==> flow/design.v <==
typedef enum logic [1:0] {
	S_IDLE,
	S_ENABLE_UART_RX,
	S_WAIT_UART_RX,
	S_M1_enable
} top_state_type;
typedef enum logic [4:0] {
	S_M1_IDLE,
	LEAD_IN_0,
	LEAD_IN_1,
	LEAD_IN_2,
	LEAD_IN_3,
	LEAD_IN_4,
	LEAD_IN_5,
	COMM_CASE_1_0,
	COMM_CASE_1_1,
	COMM_CASE_1_2,
	COMM_CASE_1_3,
	COMM_CASE_1_4,
	COMM_CASE_1_5,
	COMM_CASE_2_0,
	COMM_CASE_2_1,
	COMM_CASE_2_2,
	COMM_CASE_2_3,
	COMM_CASE_2_4,
	COMM_CASE_2_5,
	LEAD_OUT_0,
	LEAD_OUT_1,
	LEAD_OUT_2,
	LEAD_OUT_3,
	LEAD_OUT_4,
	LEAD_OUT_5
} M1_state_type;
typedef enum logic [1:0] {
	S_RXC_IDLE,
	S_RXC_SYNC,
	S_RXC_ASSEMBLE_DATA,
	S_RXC_STOP_BIT
} RX_Controller_state_type;
typedef enum logic [2:0] {
	S_US_IDLE,
	S_US_STRIP_FILE_HEADER_1,
	S_US_STRIP_FILE_HEADER_2,
	S_US_START_FIRST_BYTE_RECEIVE,
	S_US_WRITE_FIRST_BYTE,
	S_US_START_SECOND_BYTE_RECEIVE,
	S_US_WRITE_SECOND_BYTE
} UART_SRAM_state_type;
typedef enum logic [3:0] {
	S_VS_WAIT_NEW_PIXEL_ROW,
	S_VS_NEW_PIXEL_ROW_DELAY_1,
	S_VS_NEW_PIXEL_ROW_DELAY_2,
	S_VS_NEW_PIXEL_ROW_DELAY_3,
	S_VS_NEW_PIXEL_ROW_DELAY_4,
	S_VS_NEW_PIXEL_ROW_DELAY_5,
	S_VS_FETCH_PIXEL_DATA_0,
	S_VS_FETCH_PIXEL_DATA_1,
	S_VS_FETCH_PIXEL_DATA_2,
	S_VS_FETCH_PIXEL_DATA_3
} VGA_SRAM_state_type;
`timescale 1ns/100ps
`default_nettype none
module milestone1 (
		input logic clock,                    
		input logic Resetn,
		input logic Enable,
		output	logic [17:0] SRAM_address,
		output 	logic [15:0] SRAM_write_data,
		output	logic SRAM_we_n,
		input		logic [15:0] SRAM_read_data,
		output   logic M1_end
);
logic SRAM_ready;
M1_state_type state;
logic [17:0] U_address; 
logic [17:0] V_address;
logic [17:0] Y_address;
logic [17:0] RGB_address;
logic [63:0] U_values;  
logic [63:0] V_values; 
logic [31:0] Y_values;  
logic [63:0] temp_U;  
logic [63:0] temp_V;  
logic [31:0] temp_prime;  
logic [7:0] Uprime_values;  
logic [7:0] Vprime_values;  
logic [31:0] RGB_values;  
logic [7:0] redo, rede, greeno, greene, blueo, bluee;  
logic [31:0] red_calc, green_calc, blue_calc;  
logic [31:0] Uprime_odd;  
logic [31:0] Vprime_odd;  
logic FC_check;  
logic [7:0] some_counter;  
logic [7:0] pic_end;  
logic [31:0] mult_op1, mult_op2, mult_op3, mult_op4, mult_op5, mult_op6, Mult_result1, Mult_result2, Mult_result3;  
logic [63:0] Mult_result1_long, Mult_result2_long, Mult_result3_long;  
always_ff @(posedge clock or negedge Resetn) begin
	if (~Resetn) begin
		state <= S_M1_IDLE;
		SRAM_address <= 18'h00000;
		SRAM_write_data <= 16'h0000;
		SRAM_we_n <= 1'b1;
		U_address <= 18'd38400; 
		V_address <= 18'd57600;
		Y_address <= 18'h00000;
		RGB_address <= 18'd146944;
		U_values <= 64'b000000;
		V_values <= 64'b000000;
		Y_values <= 32'b00000;
		Uprime_values <= 16'b0000;
		Vprime_values <= 16'b0000;
		Uprime_odd <= 32'b00000;
		Vprime_odd <= 32'b00000;
		RGB_values <= 48'b000000;
		M1_end <= 1'b0;
		some_counter <= 8'b000;
		pic_end <= 8'b000;
		temp_U <= 64'b000000;
		temp_V <= 64'b000000;
		FC_check <= 1'b0;
		end 
		else begin
			case(state)
			S_M1_IDLE: begin
				if (Enable == 1 && pic_end != 240) begin
					U_values <= 64'b000000;
					V_values <= 64'b000000;
					Y_values <= 32'b00000;
					SRAM_we_n <= 1'b1;
					Uprime_values <= 16'b0000;
					Vprime_values <= 16'b0000;
					Uprime_odd <= 32'b00000;
					Vprime_odd <= 32'b00000;
					RGB_values <= 48'b000000;
					some_counter <= 8'h000;
					temp_U <= 64'b000000;
					temp_V <= 64'b000000;
					SRAM_we_n <= 1;
					SRAM_address <= U_address;  
					U_address <= U_address + 1'h1;  
					FC_check <= 1'b0;
					state <= LEAD_IN_0;		
				end
				else  if (pic_end >= 240) begin
					SRAM_we_n <= 1;
					M1_end <= 1'b1;	
				end
			end	
			LEAD_IN_0: begin  
				SRAM_address <= V_address;
				V_address <= V_address + 1'h1;			
				state <= LEAD_IN_1;
			end
			LEAD_IN_1: begin  
				SRAM_address <= Y_address;
				Y_address <= Y_address + 1'h1;		
				state <= LEAD_IN_2;
			end
			LEAD_IN_2: begin  
				SRAM_address <= U_address;
				U_address <= U_address + 1'h1;		
				U_values[63:48] <= SRAM_read_data;  
				state <= LEAD_IN_3;
			end
			LEAD_IN_3: begin  
				SRAM_address <= V_address;
				V_address <= V_address + 1'h1;
				V_values[63:48] <= SRAM_read_data;  
				state <= LEAD_IN_4;
			end
			LEAD_IN_4: begin
				Y_values[31:16] <= SRAM_read_data;  
				state <= LEAD_IN_5;
			end
			LEAD_IN_5:begin  
				U_values[47:32] <= SRAM_read_data;
				state <= COMM_CASE_1_0;			
			end
			COMM_CASE_1_0: begin
				if (FC_check == 0) begin 
					Uprime_values[7:0] <= U_values[63:56];
					Vprime_values[7:0] <= V_values[63:56];
					V_values[47:32] <= SRAM_read_data;
				end else begin
					Uprime_values[7:0] <= U_values[47:40];
					Vprime_values[7:0] <= V_values[47:40];
				end
				Uprime_odd[31:0] <= {{8{temp_prime[31]}},temp_prime[31:8]}; 
				SRAM_we_n <= 1;
				if (some_counter >= 'd156)
					SRAM_address <= U_address;
				else begin
					SRAM_address <= U_address;
					U_address <= U_address + 1'h1;
				end
				state <= COMM_CASE_1_1;
			end
			COMM_CASE_1_1: begin
				Vprime_odd[31:0] <= {{8{temp_prime[31]}},temp_prime[31:8]};
				if (FC_check == 1) begin
					temp_U[63:8] <= U_values[55:0];
					temp_V[63:8] <= V_values[55:0];
				end						
				if (some_counter >= 'd156)
					SRAM_address <= V_address;
				else begin
					SRAM_address <= V_address;
					V_address <= V_address + 1'h1;
				end
				state <= COMM_CASE_1_2;
			end
			COMM_CASE_1_2: begin
				if (FC_check == 1) begin
					U_values[63:0] <= temp_U[63:0];
					V_values[63:0] <= temp_V[63:0];
				end
				RGB_values[31:24] <= rede;  
				RGB_values[23:16] <= bluee;  
				if (some_counter >= 159)
					SRAM_address <= Y_address;
				else begin
					SRAM_address <= Y_address;	
					Y_address <= Y_address + 1'h1;
				end
				state <= COMM_CASE_1_3;				
			end
			COMM_CASE_1_3: begin				
				if (FC_check == 0)
					U_values[31:16] <= SRAM_read_data;
				else
					U_values[23:8] <= SRAM_read_data;
				SRAM_address <= RGB_address;
				RGB_address <= RGB_address + 1'h1;	
				SRAM_we_n <= 0;
				SRAM_write_data <= {{RGB_values[31:24]}, {greene[7:0]}};  
				state <= COMM_CASE_1_4;
			end
			COMM_CASE_1_4: begin
				if (FC_check == 0)
					V_values[31:16] <= SRAM_read_data;
				else
					V_values[23:8] <= SRAM_read_data;
				RGB_values[15:8] <= redo;  
				RGB_values[7:0] <= blueo;  
				SRAM_address <= RGB_address;
				RGB_address <= RGB_address + 1'h1;
				SRAM_write_data <= {{RGB_values[23:16]}, {redo[7:0]}};
				some_counter <= some_counter + 1;
				state <= COMM_CASE_1_5;	
			end
			COMM_CASE_1_5: begin
				Y_values[15:0] <= SRAM_read_data;
				SRAM_write_data <= {{greeno[7:0]}, {RGB_values[7:0]}};
				SRAM_address <= RGB_address;
				RGB_address <= RGB_address + 1'h1;
				if(some_counter == 159)  
					state <= LEAD_OUT_0;	
				else
					state <= COMM_CASE_2_0;
			end
			COMM_CASE_2_0: begin
				if (FC_check == 0) begin
					Uprime_values[7:0] <= U_values[55:48];
					Vprime_values[7:0] <= V_values[55:48];
				end else begin
					Uprime_values[7:0] <= U_values[47:40];
					Vprime_values[7:0] <= V_values[47:40];
				end
				Uprime_odd[31:0] <= {{8{temp_prime[31]}},temp_prime[31:8]};
				SRAM_we_n <= 1;
				SRAM_address <= Y_address;
				Y_address <= Y_address + 1'h1;
				state <= COMM_CASE_2_1;
			end
			COMM_CASE_2_1: begin
				Vprime_odd[31:0] <= {{8{temp_prime[31]}},temp_prime[31:8]}; 
				state <= COMM_CASE_2_2;
			end
			COMM_CASE_2_2: begin
				if (FC_check == 1) begin
					temp_U[63:8] <= U_values[55:0];
					temp_V[63:8] <= V_values[55:0];
				end	
				RGB_values[31:24] <= rede;  
				RGB_values[23:16] <= bluee;  
				state <= COMM_CASE_2_3;
			end
			COMM_CASE_2_3: begin
				if (FC_check == 1) begin
					U_values[63:0] <= temp_U[63:0];
					V_values[63:0] <= temp_V[63:0];
				end	
				Y_values[31:16] <= SRAM_read_data;
				SRAM_address <= RGB_address;
				SRAM_we_n <= 0;
				SRAM_write_data <= {{RGB_values[31:24]}, {greene[7:0]}};  
				RGB_address <= RGB_address + 1'h1;	
				state <= COMM_CASE_2_4;
			end
			COMM_CASE_2_4: begin
				RGB_values[15:8] <= redo;  
				RGB_values[7:0] <= blueo;  
				some_counter <= some_counter + 1;
				SRAM_address <= RGB_address;
				RGB_address <= RGB_address + 1'h1;	
				SRAM_write_data <= {{RGB_values[23:16]}, {redo[7:0]}};
				FC_check <= 1;
				state <= COMM_CASE_2_5;
			end
			COMM_CASE_2_5: begin
				SRAM_address <= RGB_address;
				RGB_address <= RGB_address + 1'h1;	
				SRAM_write_data <= {{greeno[7:0]}, {RGB_values[7:0]}};
				if(some_counter == 159) begin
					state <= LEAD_OUT_0;	
				end
				else
					state <= COMM_CASE_1_0;
			end
			LEAD_OUT_0: begin
				SRAM_we_n <= 1;
				Uprime_values[7:0] <= U_values[47:40];
				Vprime_values[7:0] <= V_values[47:40];		
				Uprime_odd[31:0] <= {{8{temp_prime[31]}},temp_prime[31:8]};
				state <= LEAD_OUT_1;
			end
			LEAD_OUT_1: begin
				Vprime_odd[31:0] <= {{8{temp_prime[31]}},temp_prime[31:8]};
				state <= LEAD_OUT_2;
			end
			LEAD_OUT_2: begin
				RGB_values[31:24] <= rede;  
				RGB_values[23:16] <= bluee;  
				state <= LEAD_OUT_3;
			end
			LEAD_OUT_3: begin
				SRAM_address <= RGB_address;
				SRAM_write_data <= {{RGB_values[31:24]}, {greene[7:0]}};  
				SRAM_we_n <= 0;
				RGB_address <= RGB_address + 1;
				state <= LEAD_OUT_4;
			end
			LEAD_OUT_4: begin
				RGB_values[15:8] <= redo;  
				RGB_values[7:0] <= blueo;  
				FC_check <= 0;
				SRAM_address <= RGB_address;
				SRAM_write_data <= {{RGB_values[23:16]}, {redo[7:0]}};	
				RGB_address <= RGB_address + 1;
				state <= LEAD_OUT_5;
			end
			LEAD_OUT_5: begin
				SRAM_address <= RGB_address;
				SRAM_write_data <= {{greeno[7:0]}, {RGB_values[7:0]}};
				RGB_address <= RGB_address + 1'h1;
				pic_end <= pic_end + 1;
				state <= S_M1_IDLE;
			end
			default: state <= S_M1_IDLE;
			endcase			
end
end
always_comb begin
	mult_op1 = 0;
	mult_op2 = 0;
	mult_op3 = 0;
	mult_op4 = 0;
	mult_op5 = 0;
	mult_op6 = 0;
	case(state)
	COMM_CASE_1_0: begin
	if (FC_check == 0) begin
		mult_op1 = 32'd21;
		mult_op2 = U_values[63:56] + U_values[39:32];
		mult_op3 = -32'd52; 
		mult_op4 = U_values[63:56] + U_values[47:40];
		mult_op5 = 32'd159;
		mult_op6 = U_values[63:56] + U_values[55:48];
	end
	else if (some_counter == 158) begin
		mult_op1 = 32'd21;
		mult_op2 = U_values[63:56] + U_values[39:32];
		mult_op3 = -32'd52; 
		mult_op4 = U_values[55:48] + U_values[39:32];
		mult_op5 = 32'd159;
		mult_op6 = U_values[47:40] + U_values[39:32];
	end
	else begin
		mult_op1 = 32'd21;
		mult_op2 = U_values[63:56] + U_values[23:16];
		mult_op3 = -32'd52; 
		mult_op4 = U_values[55:48] + U_values[31:24];
		mult_op5 = 32'd159;
		mult_op6 = U_values[47:40] + U_values[39:32];
	end
	end
	COMM_CASE_1_1: begin
	if (FC_check == 0) begin
		mult_op1 = 32'd21;
		mult_op2 = V_values[63:56] + V_values[39:32];
		mult_op3 = -32'd52; 
		mult_op4 = V_values[63:56] + V_values[47:40];
		mult_op5 = 32'd159;
		mult_op6 = V_values[63:56] + V_values[55:48];
	end 
	else if (some_counter == 158) begin
		mult_op1 = 32'd21;
		mult_op2 = V_values[63:56] + V_values[39:32];
		mult_op3 = -32'd52; 
		mult_op4 = V_values[55:48] + V_values[39:32];
		mult_op5 = 32'd159;
		mult_op6 = V_values[47:40] + V_values[39:32];
	end
	else begin	
		mult_op1 = 32'd21;
		mult_op2 = V_values[63:56] + V_values[23:16];
		mult_op3 = -32'd52; 
		mult_op4 = V_values[55:48] + V_values[31:24];
		mult_op5 = 32'd159;
		mult_op6 = V_values[47:40] + V_values[39:32];
	end
	end
	COMM_CASE_1_2: begin
		mult_op1 = Y_values[31:24] + (-32'd16);
		mult_op2 = 32'd76284;
		mult_op3 = Vprime_values[7:0] + (-32'd128);
		mult_op4 = 32'd104595;
		mult_op5 = Uprime_values[7:0] + (-32'd128);
		mult_op6 = 32'd132251;
	end
	COMM_CASE_1_3: begin
		mult_op1 = Y_values[31:24] + (-32'd16);
		mult_op2 = 32'd76284;
		mult_op3 = Vprime_values[7:0] + (-32'd128);
		mult_op4 = -32'd53281;
		mult_op5 = Uprime_values[7:0] + (-32'd128);
		mult_op6 = -32'd25624;
	end
	COMM_CASE_1_4: begin
		mult_op1 = Y_values[23:16] + (-32'd16);
		mult_op2 = 32'd76284;
		mult_op3 = Vprime_odd[31:0] + (-32'd128);
		mult_op4 = 32'd104595;
		mult_op5 = Uprime_odd[31:0] + (-32'd128);
		mult_op6 = 32'd132251;
	end
	COMM_CASE_1_5: begin
		mult_op1 = Y_values[23:16] + (-32'd16);
		mult_op2 = 32'd76284;
		mult_op3 = Vprime_odd[31:0] + (-32'd128);
		mult_op4 = -32'd53281;
		mult_op5 = Uprime_odd[31:0] + (-32'd128);
		mult_op6 = -32'd25624;
	end
	COMM_CASE_2_0: begin
	if (FC_check == 0) begin
		mult_op1 = 32'd21;
		mult_op2 = U_values[63:56] + U_values[31:24];
		mult_op3 = -32'd52; 
		mult_op4 = U_values[63:56] + U_values[39:32];
		mult_op5 = 32'd159;
		mult_op6 = U_values[55:48] + U_values[47:40];
	end 
	else if (some_counter == 157) begin
		mult_op1 = 32'd21;
		mult_op2 = U_values[63:56] + U_values[31:24];
		mult_op3 = -32'd52; 
		mult_op4 = U_values[55:48] + U_values[31:24];
		mult_op5 = 32'd159;
		mult_op6 = U_values[47:40] + U_values[39:32];
	end else begin	
		mult_op1 = 32'd21;
		mult_op2 = U_values[63:56] + U_values[23:16];
		mult_op3 = -32'd52; 
		mult_op4 = U_values[55:48] + U_values[31:24];
		mult_op5 = 32'd159;
		mult_op6 = U_values[47:40] + U_values[39:32];
	end
	end
	COMM_CASE_2_1: begin
	if (FC_check == 0) begin
		mult_op1 = 32'd21;
		mult_op2 = V_values[63:56] + V_values[31:24];
		mult_op3 = -32'd52; 
		mult_op4 = V_values[63:56] + V_values[39:32];
		mult_op5 = 32'd159;
		mult_op6 = V_values[55:48] + V_values[47:40];
	end else if (some_counter == 157) begin
		mult_op1 = 32'd21;
		mult_op2 = V_values[63:56] + V_values[31:24];
		mult_op3 = -32'd52; 
		mult_op4 = V_values[55:48] + V_values[31:24];
		mult_op5 = 32'd159;
		mult_op6 = V_values[47:40] + V_values[39:32];
	end else begin	
		mult_op1 = 32'd21;
		mult_op2 = V_values[63:56] + V_values[23:16];
		mult_op3 = -32'd52; 
		mult_op4 = V_values[55:48] + V_values[31:24];
		mult_op5 = 32'd159;
		mult_op6 = V_values[47:40] + V_values[39:32];
	end
	end
	COMM_CASE_2_2: begin
		mult_op1 = Y_values[15:8] + (-32'd16);
		mult_op2 = 32'd76284;
		mult_op3 = Vprime_values[7:0] + (-32'd128);
		mult_op4 = 32'd104595;
		mult_op5 = Uprime_values[7:0] + (-32'd128);
		mult_op6 = 32'd132251;
	end
	COMM_CASE_2_3: begin
		mult_op1 = Y_values[15:8] + (-32'd16);
		mult_op2 = 32'd76284;
		mult_op3 = Vprime_values[7:0] + (-32'd128);
		mult_op4 = -32'd53281;
		mult_op5 = Uprime_values[7:0] + (-32'd128);
		mult_op6 = -32'd25624;
	end
	COMM_CASE_2_4: begin
		mult_op1 = Y_values[7:0] + (-32'd16);
		mult_op2 = 32'd76284;
		mult_op3 = Vprime_odd[31:0] + (-32'd128);
		mult_op4 = 32'd104595;
		mult_op5 = Uprime_odd[31:0] + (-32'd128);
		mult_op6 = 32'd132251;
	end
	COMM_CASE_2_5: begin
		mult_op1 = Y_values[7:0] + (-32'd16);
		mult_op2 = 32'd76284;
		mult_op3 = Vprime_odd[31:0] + (-32'd128);
		mult_op4 = -32'd53281;
		mult_op5 = Uprime_odd[31:0] + (-32'd128);
		mult_op6 = -32'd25624;
	end
	LEAD_OUT_0: begin
		mult_op1 = 32'd21;
		mult_op2 = U_values[63:56] + U_values[47:40];
		mult_op3 = -32'd52; 
		mult_op4 = U_values[55:48] + U_values[47:40];
		mult_op5 = 32'd159;
		mult_op6 = U_values[47:40] + U_values[47:40];
	end
	LEAD_OUT_1: begin
		mult_op1 = 32'd21;
		mult_op2 = V_values[63:56] + V_values[47:40];
		mult_op3 = -32'd52; 
		mult_op4 = V_values[55:48] + V_values[47:40];
		mult_op5 = 32'd159;
		mult_op6 = V_values[47:40] + V_values[47:40];
	end
	LEAD_OUT_2: begin
		mult_op1 = Y_values[15:8] + (-32'd16);
		mult_op2 = 32'd76284;
		mult_op3 = Vprime_values[7:0] + (-32'd128);
		mult_op4 = 32'd104595;
		mult_op5 = Uprime_values[7:0] + (-32'd128);
		mult_op6 = 32'd132251;
	end
	LEAD_OUT_3: begin
		mult_op1 = Y_values[15:8] + (-32'd16);
		mult_op2 = 32'd76284;
		mult_op3 = Vprime_values[7:0] + (-32'd128);
		mult_op4 = -32'd53281;
		mult_op5 = Uprime_values[7:0] + (-32'd128);
		mult_op6 = -32'd25624;
	end
	LEAD_OUT_4: begin
		mult_op1 = Y_values[7:0] + (-32'd16);
		mult_op2 = 32'd76284;
		mult_op3 = Vprime_odd[31:0] + (-32'd128);
		mult_op4 = 32'd104595;
		mult_op5 = Uprime_odd[31:0] + (-32'd128);
		mult_op6 = 32'd132251;
	end
	LEAD_OUT_5: begin
		mult_op1 = Y_values[7:0] + (-32'd16);
		mult_op2 = 32'd76284;
		mult_op3 = Vprime_odd[31:0] + (-32'd128);
		mult_op4 = -32'd53281;
		mult_op5 = Uprime_odd[31:0] + (-32'd128);
		mult_op6 = -32'd25624;
	end
	endcase
end
assign Mult_result1_long = mult_op1* mult_op2;
assign Mult_result2_long = mult_op3* mult_op4;
assign Mult_result3_long = mult_op5* mult_op6;
assign Mult_result1 = Mult_result1_long[31:0];
assign Mult_result2 = Mult_result2_long[31:0];
assign Mult_result3 = Mult_result3_long[31:0];
assign temp_prime[31:0] = Mult_result1 + Mult_result2 + Mult_result3 + 32'd128;
always_comb begin
	red_calc = Mult_result1 + Mult_result2;
	green_calc = Mult_result1 + Mult_result2 + Mult_result3;
	blue_calc = Mult_result1 + Mult_result3;
	if(red_calc[31] == 1) begin
		redo = 8'd0;
		rede = 8'd0;
	end else 
	if(red_calc[30:24] > 0) begin
			redo = 8'd255;
			rede = 8'd255;
	end else begin
		redo = red_calc[23:16];
		rede = red_calc[23:16];
	end
	if(green_calc[31] == 1) begin
		greeno = 8'd0;
		greene = 8'd0;
	end else 
	if(green_calc[30:24] > 0) begin
			greeno = 8'd255;
			greene = 8'd255;
	end else begin
		greeno = green_calc[23:16];
		greene = green_calc[23:16];
	end
	if(blue_calc[31] == 1) begin
		blueo = 8'd0;
		bluee = 8'd0;
	end else 
	if(blue_calc[30:24] > 0) begin
			blueo = 8'd255;
			bluee = 8'd255;
	end else begin
		blueo = blue_calc[23:16];
		bluee = blue_calc[23:16];
	end
end
endmodule
# [Step by step through the tools: milestone1]
# Each step is given for the RTL above and for the edited RTL.
# "before" refers to lines of the RTL above, "after" to lines of the edited file.
# "change" is "after" less "before", of the values as shown; "rel_change_pct" is that difference over "before", in percent.
# Operators carry their Yosys type and port widths (W data, S select, Z words).
# Library cell names are shortened.
# A cell with n/a has no value.
[inputs] top="milestone1" clk_port="clock" library="sky130hd" pvt_corner="tt_025C_1v80"

# [Diff]
# The edit as a unified diff against the file above.
# The edit is scripted: it alters the design's behaviour and was not made to optimise anything.
# begin of diff
@@ -590,5 +590,7 @@
 assign Mult_result2 = Mult_result2_long[31:0];
 assign Mult_result3 = Mult_result3_long[31:0];
-assign temp_prime[31:0] = Mult_result1 + Mult_result2 + Mult_result3 + 32'd128;
+logic [31:0] temp_prime_r;
+always_ff @(posedge clock) temp_prime_r <= Mult_result1 + Mult_result2 + Mult_result3 + 32'd128;
+assign temp_prime[31:0] = temp_prime_r;
 always_comb begin
 	red_calc = Mult_result1 + Mult_result2;
# end of diff

# [Word-level counts]
# Counts by Yosys on the flattened word-level netlist (proc, flatten, opt, wreduce; memories kept). Register bits leave out memories and registers merged into their read ports (data or address). Print and check cells are left out.
[word_totals] item="register_bits" before=498 after=530 change=32 rel_change_pct=6.43
[word_totals] item="out_inout_bits" before=36 after=36 change=0 rel_change_pct=0.00
[word_totals] item="wordCells" before=301 after=302 change=1 rel_change_pct=0.33
[op_classes] item="addsub" before=39 after=39 change=0 rel_change_pct=0.00
[op_classes] item="n_mul" before=3 after=3 change=0 rel_change_pct=0.00
[op_classes] item="cmp" before=6 after=6 change=0 rel_change_pct=0.00
[op_classes] item="equal" before=40 after=40 change=0 rel_change_pct=0.00
[op_classes] item="n_mux" before=98 after=98 change=0 rel_change_pct=0.00
[op_classes] item="logic" before=1 after=1 change=0 rel_change_pct=0.00
[op_classes] item="reduce_logical" before=81 after=81 change=0 rel_change_pct=0.00
# Unchanged operator kinds not shown: 61.

# [Longest topological paths]
# Yosys ltp: most cells in a row. Word level: on the elaborated netlist, between registers, memories and ports. Mapped: between sequential cells and ports; inverters and the memories' decode and read muxes count.
[depth] item="ltp_word" before=11 after=11 change=0 rel_change_pct=0.00
[depth] item="ABC_AREA" before="0" after="0"
[depth] item="mapped_depth" before=69 after=73 change=4 rel_change_pct=5.80
[depth] item="depth_no_buf" before=67 after=72 change=5 rel_change_pct=7.46

# [Netlist]
# Yosys stat after the flow's synthesis: flattened, memories mapped to cells. It holds for the ABC_AREA given above (unset counts as 0); a run with the other value may have another netlist.
[types] type="and2_1" before=39 after=70 change=31 rel_change_pct=79.49
[types] type="and3_1" before=33 after=61 change=28 rel_change_pct=84.85
[types] type="nor3_1" before=53 after=79 change=26 rel_change_pct=49.06
[types] type="nor2_1" before=492 after=516 change=24 rel_change_pct=4.88
[types] type="and4b_1" before=24 after=0 change=-24 rel_change_pct=-100.00
[types] type="dfxtp_1" before=0 after=24 change=24
[types] type="o21bai_1" before=51 after=29 change=-22 rel_change_pct=-43.14
[types] type="a31oi_1" before=56 after=36 change=-20 rel_change_pct=-35.71
[types] type="xor2_1" before=122 after=103 change=-19 rel_change_pct=-15.57
[types] type="buf_2" before=22 after=4 change=-18 rel_change_pct=-81.82
[types] type="inv_1" before=1239 after=1222 change=-17 rel_change_pct=-1.37
[types] type="a21oi_1" before=333 after=317 change=-16 rel_change_pct=-4.80
[types] type="mux2i_1" before=20 after=6 change=-14 rel_change_pct=-70.00
[types] type="nand2_1" before=856 after=844 change=-12 rel_change_pct=-1.40
[types] type="a22o_1" before=90 after=102 change=12 rel_change_pct=13.33
[types] type="o211ai_1" before=30 after=18 change=-12 rel_change_pct=-40.00
[types] type="or3_1" before=14 after=26 change=12 rel_change_pct=85.71
[types] type="o21ai_0" before=323 after=334 change=11 rel_change_pct=3.41
# Unchanged cell types not shown: 14.
# Not every row of either side is listed.
[synth_totals] item="stdcells" before=7261 after=7294 change=33 rel_change_pct=0.45
[synth_totals] item="mapped_area_mm2" before=0.0658369 after=0.0661647 change=0.0003278 rel_change_pct=0.50
[synth_totals] item="ffs" before=478 after=502 change=24 rel_change_pct=5.02
[synth_totals] item="buffers" before=301 after=285 change=-16 rel_change_pct=-5.32

# [Path before layout]
# Source: OpenSTA report_checks on the synthesized netlist (no wires, ideal clock, input and output delay 20% of the period each), path of least setup slack; recovery checks are left aside. Register names are those of the netlist, which keeps one name where synthesis merged equal registers.
[synth_timing] item="path_kind" before="reg-to-reg" after="reg-to-reg"
[synth_timing] item="startpoint" before="register state" after="register state"
[synth_timing] item="endpoint" before="register SRAM_write_data[13]" after="register SRAM_write_data[12]"
[synth_timing] item="clock_period_ns" before=20.0 after=20.0 change=0.0 rel_change_pct=0.00
[synth_timing] item="t_first_pin_ns" before=0.000 after=0.000 change=0.000
[synth_timing] item="arrival_ns" before=15.467 after=15.302 change=-0.165 rel_change_pct=-1.07
[synth_timing] item="t_required_ns" before=19.871 after=19.881 change=0.010 rel_change_pct=0.05
[synth_timing] item="setup_slack_ns" before=4.404 after=4.579 change=0.175
[synth_timing] item="path_delay_ns" before=15.596 after=15.421 change=-0.175 rel_change_pct=-1.12
[synth_timing] item="path_stages" before=64 after=62 change=-2 rel_change_pct=-3.12
[synth_timing] item="synth_period_reached_ns" before=15.596 after=15.421 change=-0.175 rel_change_pct=-1.12
# "path_delay_ns" = arrival - input delay + setup time.
# "path_stages": output pins that drive a net of the path, with the launching flip-flop's if there is one; two outputs of one cell count as two.
# "synth_period_reached_ns" = period - worst setup slack (recovery checks aside). The figure is calculated, with input and output delays left at 20% of the set period.
# Where an end lacks its bit number, it is one bit of the signal, or one of the new flip-flops if synthesis recoded a state register.
# The rows between start and end are the longest chain of elaborated cells between them; the timing report does not say that the signal goes this way. Where chains are equally long, one stands for them.
# Each line given opens the expression or statement behind the cell; cells for indexed reads and writes are added by Yosys, which also makes memories of some case tables.
# At most two assigning lines are given for a register; there are more.
[synth_between_before] cell_sequence="dfrtp_1 nor4_4 nand2_2 buf_2 buf_1 clkbuf_1 o21ai_0 o31ai_1 and3_1 ha_1 nand2b_1 clkbuf_1 inv_1 fa_1 inv_1 fa_1 inv_1 ha_1 (+28 left out) a21oi_1 o21ai_1 o31ai_1 xnor2_1 ha_1 clkbuf_1 a21o_1 a21o_1 a21oi_1 a21boi_2 a21oi_1 xnor2_2 or4b_1 or4b_1 clkbuf_1 buf_2 o211ai_1 a31oi_1" elab_chain_cells=10 cone_cells=47 classes_between="add/sub: 2; mul: 3; compare: 1; eq/ne: 18; mux: 9; reduce/logical: 14"
[synth_rtl_before] item="start: declaration" line_no=74 text="M1_state_type state;"
[synth_rtl_before] item="start: assignment" line_no=99 text="state <= S_M1_IDLE;"
[synth_rtl_before] item="start: assignment" line_no=142 text="state <= LEAD_IN_0;"
[synth_rtl_before] item="$eq A5 B5 Y1" line_no=370 text="case(state)"
[synth_rtl_before] item="$reduce_or A4 Y1"
[synth_rtl_before] item="$pmux W32 S5" line_no=370
[synth_rtl_before] item="$mul A32 B32 Y32" line_no=586 text="assign Mult_result1_long = mult_op1* mult_op2;"
[synth_rtl_before] item="$add A32 B32 Y32 (2 in a row)" line_no=595 text="green_calc = Mult_result1 + Mult_result2 + Mult_result3;"
[synth_rtl_before] item="$gt A7 B1 Y1" line_no=612 text="if(green_calc[30:24] > 0) begin"
[synth_rtl_before] item="$mux W8" line_no=612
[synth_rtl_before] item="$mux W8" line_no=608 text="if(green_calc[31] == 1) begin"
[synth_rtl_before] item="$pmux W16 S3" line_no=123 text="case(state)"
[synth_rtl_before] item="end: assignment" line_no=235 text="SRAM_write_data <= {{RGB_values[31:24]}, {greene[7:0]}};"
[synth_rtl_before] item="end: assignment" line_no=247 text="SRAM_write_data <= {{RGB_values[23:16]}, {redo[7:0]}};"
[synth_rtl_before] item="end: declaration" line_no=68 text="output logic [15:0] SRAM_write_data,"
[synth_between_after] cell_sequence="dfrtp_1 nor4_1 nand2_1 clkbuf_1 clkbuf_1 nand2_1 o21ai_0 a22oi_1 inv_1 and3_1 ha_1 nand2b_1 clkbuf_1 inv_1 fa_1 inv_1 fa_1 inv_1 (+26 left out) a21oi_1 o21ai_0 and2_1 nor3_1 o21ai_0 a2111oi_0 a21oi_1 xor2_1 ha_1 a21o_1 a2111oi_0 nor2_1 xor2_1 or4_1 buf_1 nor2_1 o311ai_0 o21a_1" elab_chain_cells=10 cone_cells=47 classes_between="add/sub: 2; mul: 3; compare: 1; eq/ne: 18; mux: 9; reduce/logical: 14"
[synth_rtl_after] item="start: declaration" line_no=74 text="M1_state_type state;"
[synth_rtl_after] item="start: assignment" line_no=99 text="state <= S_M1_IDLE;"
[synth_rtl_after] item="start: assignment" line_no=142 text="state <= LEAD_IN_0;"
[synth_rtl_after] item="$eq A5 B5 Y1" line_no=370 text="case(state)"
[synth_rtl_after] item="$reduce_or A4 Y1"
[synth_rtl_after] item="$pmux W32 S5" line_no=370
[synth_rtl_after] item="$mul A32 B32 Y32" line_no=586 text="assign Mult_result1_long = mult_op1* mult_op2;"
[synth_rtl_after] item="$add A32 B32 Y32 (2 in a row)" line_no=597 text="green_calc = Mult_result1 + Mult_result2 + Mult_result3;"
[synth_rtl_after] item="$gt A7 B1 Y1" line_no=614 text="if(green_calc[30:24] > 0) begin"
[synth_rtl_after] item="$mux W8" line_no=614
[synth_rtl_after] item="$mux W8" line_no=610 text="if(green_calc[31] == 1) begin"
[synth_rtl_after] item="$pmux W16 S3" line_no=123 text="case(state)"
[synth_rtl_after] item="end: assignment" line_no=235 text="SRAM_write_data <= {{RGB_values[31:24]}, {greene[7:0]}};"
[synth_rtl_after] item="end: assignment" line_no=247 text="SRAM_write_data <= {{RGB_values[23:16]}, {redo[7:0]}};"
[synth_rtl_after] item="end: declaration" line_no=68 text="output logic [15:0] SRAM_write_data,"

# [Timing after layout]
# From the final timing report of each run of set A: the path of least setup slack in the routed layout; clock arrival at registers is part of the times.
[layout_timing] item="path_kind" before="reg-to-reg" after="reg-to-reg"
[layout_timing] item="startpoint" before="register state" after="register some_counter[0]"
[layout_timing] item="endpoint" before="register SRAM_write_data[0]" after="register SRAM_write_data[7]"
[layout_timing] item="clock_period_ns" before=18.3 after=18.3 change=0.0 rel_change_pct=0.00
[layout_timing] item="t_first_pin_ns" before=0.64 after=0.65 change=0.01 rel_change_pct=1.56
[layout_timing] item="arrival_ns" before=18.00 after=17.98 change=-0.02 rel_change_pct=-0.11
[layout_timing] item="t_required_ns" before=18.82 after=18.84 change=0.02 rel_change_pct=0.11
[layout_timing] item="setup_slack_ns" before=0.82 after=0.86 change=0.04
[layout_timing] item="path_stages" before=55 after=56 change=1 rel_change_pct=1.82
# Where an end lacks its bit number, it is one bit of the signal, or one of the new flip-flops if synthesis recoded a state register.
# The rows between start and end are the longest chain of elaborated cells between them; the timing report does not say that the signal goes this way. Where chains are equally long, one stands for them.
# At most two assigning lines are given for a register; there are more.
[layout_between_before] cell_sequence="dfrtp_1 or4_1 a222oi_1 o21ai_0 o31ai_1 and3_1 ha_1 and2_1 inv_1 fa_1 fa_1 inv_1 ha_1 fa_1 fa_1 inv_1 fa_1 inv_1 (+19 left out) fa_1 inv_1 ha_1 a211oi_1 o21ai_0 o21ai_0 xnor2_1 ha_1 and2_1 nand2_1 o31ai_2 a21boi_2 a21oi_1 xnor2_2 or4b_1 or4b_1 o211ai_1 a31oi_1"
[layout_rtl_before] item="start: declaration" line_no=74 text="M1_state_type state;"
[layout_rtl_before] item="start: assignment" line_no=99 text="state <= S_M1_IDLE;"
[layout_rtl_before] item="start: assignment" line_no=142 text="state <= LEAD_IN_0;"
[layout_rtl_before] item="end: assignment" line_no=235 text="SRAM_write_data <= {{RGB_values[31:24]}, {greene[7:0]}};"
[layout_rtl_before] item="end: assignment" line_no=247 text="SRAM_write_data <= {{RGB_values[23:16]}, {redo[7:0]}};"
[layout_rtl_before] item="end: declaration" line_no=68 text="output logic [15:0] SRAM_write_data,"
# before: Chain of elaborated cells between the ends: none given.
[layout_between_after] cell_sequence="dfrtp_1 inv_1 ha_1 nand4bb_1 nor2_1 nor2_1 a21boi_0 o21ai_0 a221o_1 a21oi_1 nor2_1 fa_1 inv_1 fa_1 fa_1 inv_1 ha_1 inv_1 (+20 left out) fa_1 fa_1 fa_1 fa_1 xnor2_1 xnor2_1 xnor2_1 xnor2_1 xnor3_1 xor2_2 xnor3_1 xor2_1 xnor2_1 xnor2_1 xnor3_2 xnor3_1 or2_1 o311ai_1" elab_chain_cells=11 cone_cells=27 classes_between="add/sub: 2; mul: 2; compare: 2; eq/ne: 2; mux: 19"
[layout_rtl_after] item="start: declaration" line_no=93 text="logic [7:0] some_counter;"
[layout_rtl_after] item="start: assignment" line_no=248 text="some_counter <= some_counter + 1;"
[layout_rtl_after] item="start: assignment" line_no=303 text="some_counter <= some_counter + 1;"
[layout_rtl_after] item="$eq A8 B8 Y1" line_no=488 text="end else if (some_counter == 157) begin"
[layout_rtl_after] item="$mux W9" line_no=488
[layout_rtl_after] item="$mux W9" line_no=481 text="if (FC_check == 0) begin"
[layout_rtl_after] item="$pmux W17 S7" line_no=370 text="case(state)"
[layout_rtl_after] item="$mul A32 B32 Y32" line_no=586 text="assign Mult_result1_long = mult_op1* mult_op2;"
[layout_rtl_after] item="$add A32 B32 Y32 (2 in a row)" line_no=597 text="green_calc = Mult_result1 + Mult_result2 + Mult_result3;"
[layout_rtl_after] item="$gt A7 B1 Y1" line_no=614 text="if(green_calc[30:24] > 0) begin"
[layout_rtl_after] item="$mux W8" line_no=614
[layout_rtl_after] item="$mux W8" line_no=610 text="if(green_calc[31] == 1) begin"
[layout_rtl_after] item="$pmux W16 S3" line_no=123 text="case(state)"
[layout_rtl_after] item="end: assignment" line_no=235 text="SRAM_write_data <= {{RGB_values[31:24]}, {greene[7:0]}};"
[layout_rtl_after] item="end: assignment" line_no=247 text="SRAM_write_data <= {{RGB_values[23:16]}, {redo[7:0]}};"
[layout_rtl_after] item="end: declaration" line_no=68 text="output logic [15:0] SRAM_write_data,"

# [Layout results]
# Both versions went through the flow (Yosys, OpenROAD) with the same settings in each pair. Constraints: input delay and output delay 20% of the set period each, output load 0.01 pF.
[flow_settings_set_A] CORE_UTILIZATION=40 period_ns=18.3 CAP_MARGIN=20 CORE_MARGIN=2 SLEW_MARGIN=20
[measured_set_A] item="synth_area_mm2" before=0.0658369 after=0.0661647 change=0.0003278 rel_change_pct=0.50
[measured_set_A] item="final_die_area_mm2" before=0.167854 after=0.168683 change=0.000829 rel_change_pct=0.49
[measured_set_A] item="cell_area_final_mm2" before=0.070868 after=0.0715073 change=0.0006393 rel_change_pct=0.90
[measured_set_A] item="finish.utilization_pct" before=43.4 after=43.4 change=0.0
[measured_set_A] item="setup_worst_slack_ns" before=0.817 after=0.857 change=0.040
[measured_set_A] item="fin_tns_ns" before=0.000 after=0.000 change=0.000
[measured_set_A] item="final_hold_ws_ns" before=0.372 after=0.366 change=-0.006
[measured_set_A] item="design_power_mw" before=2.241 after=2.387 change=0.146 rel_change_pct=6.51
[measured_set_A] item="achieved_period_ns" before=17.483 after=17.443 change=-0.040 rel_change_pct=-0.23
[flow_settings_set_B] CELL_PAD_IN_SITES_GLOBAL_PLACEMENT=2 CORE_ASPECT_RATIO=1.51 CORE_UTILIZATION=49 MIN_ROUTING_LAYER="met1" PLACE_DENSITY=0.76 SLEW_MARGIN=20 period_ns=10.9 CAP_MARGIN=20 CORE_MARGIN=2
[measured_set_B] item="synth_area_mm2" before=0.0658369 after=0.0661647 change=0.0003278 rel_change_pct=0.50
[measured_set_B] item="final_die_area_mm2" before=0.13737 after=0.138048 change=0.000678 rel_change_pct=0.49
[measured_set_B] item="cell_area_final_mm2" before=0.0842521 after=0.086025 change=0.0017729 rel_change_pct=2.10
[measured_set_B] item="finish.utilization_pct" before=63.1 after=64.2 change=1.1
[measured_set_B] item="setup_worst_slack_ns" before=-4.495 after=-4.408 change=0.087
[measured_set_B] item="fin_tns_ns" before=-246.392 after=-186.392 change=60.000
[measured_set_B] item="final_hold_ws_ns" before=0.376 after=0.372 change=-0.004
[measured_set_B] item="design_power_mw" before=3.856 after=3.942 change=0.086 rel_change_pct=2.23
[measured_set_B] item="achieved_period_ns" before=15.395 after=15.308 change=-0.087 rel_change_pct=-0.57
# "achieved_period_ns" is the run's clock period less its worst setup slack. It is reckoned from that one timing run; input and output delays stay at 20% of the period that was set.
# "design_power_mw" rests on the timing tool's default activity at the inputs, not on a simulated workload.
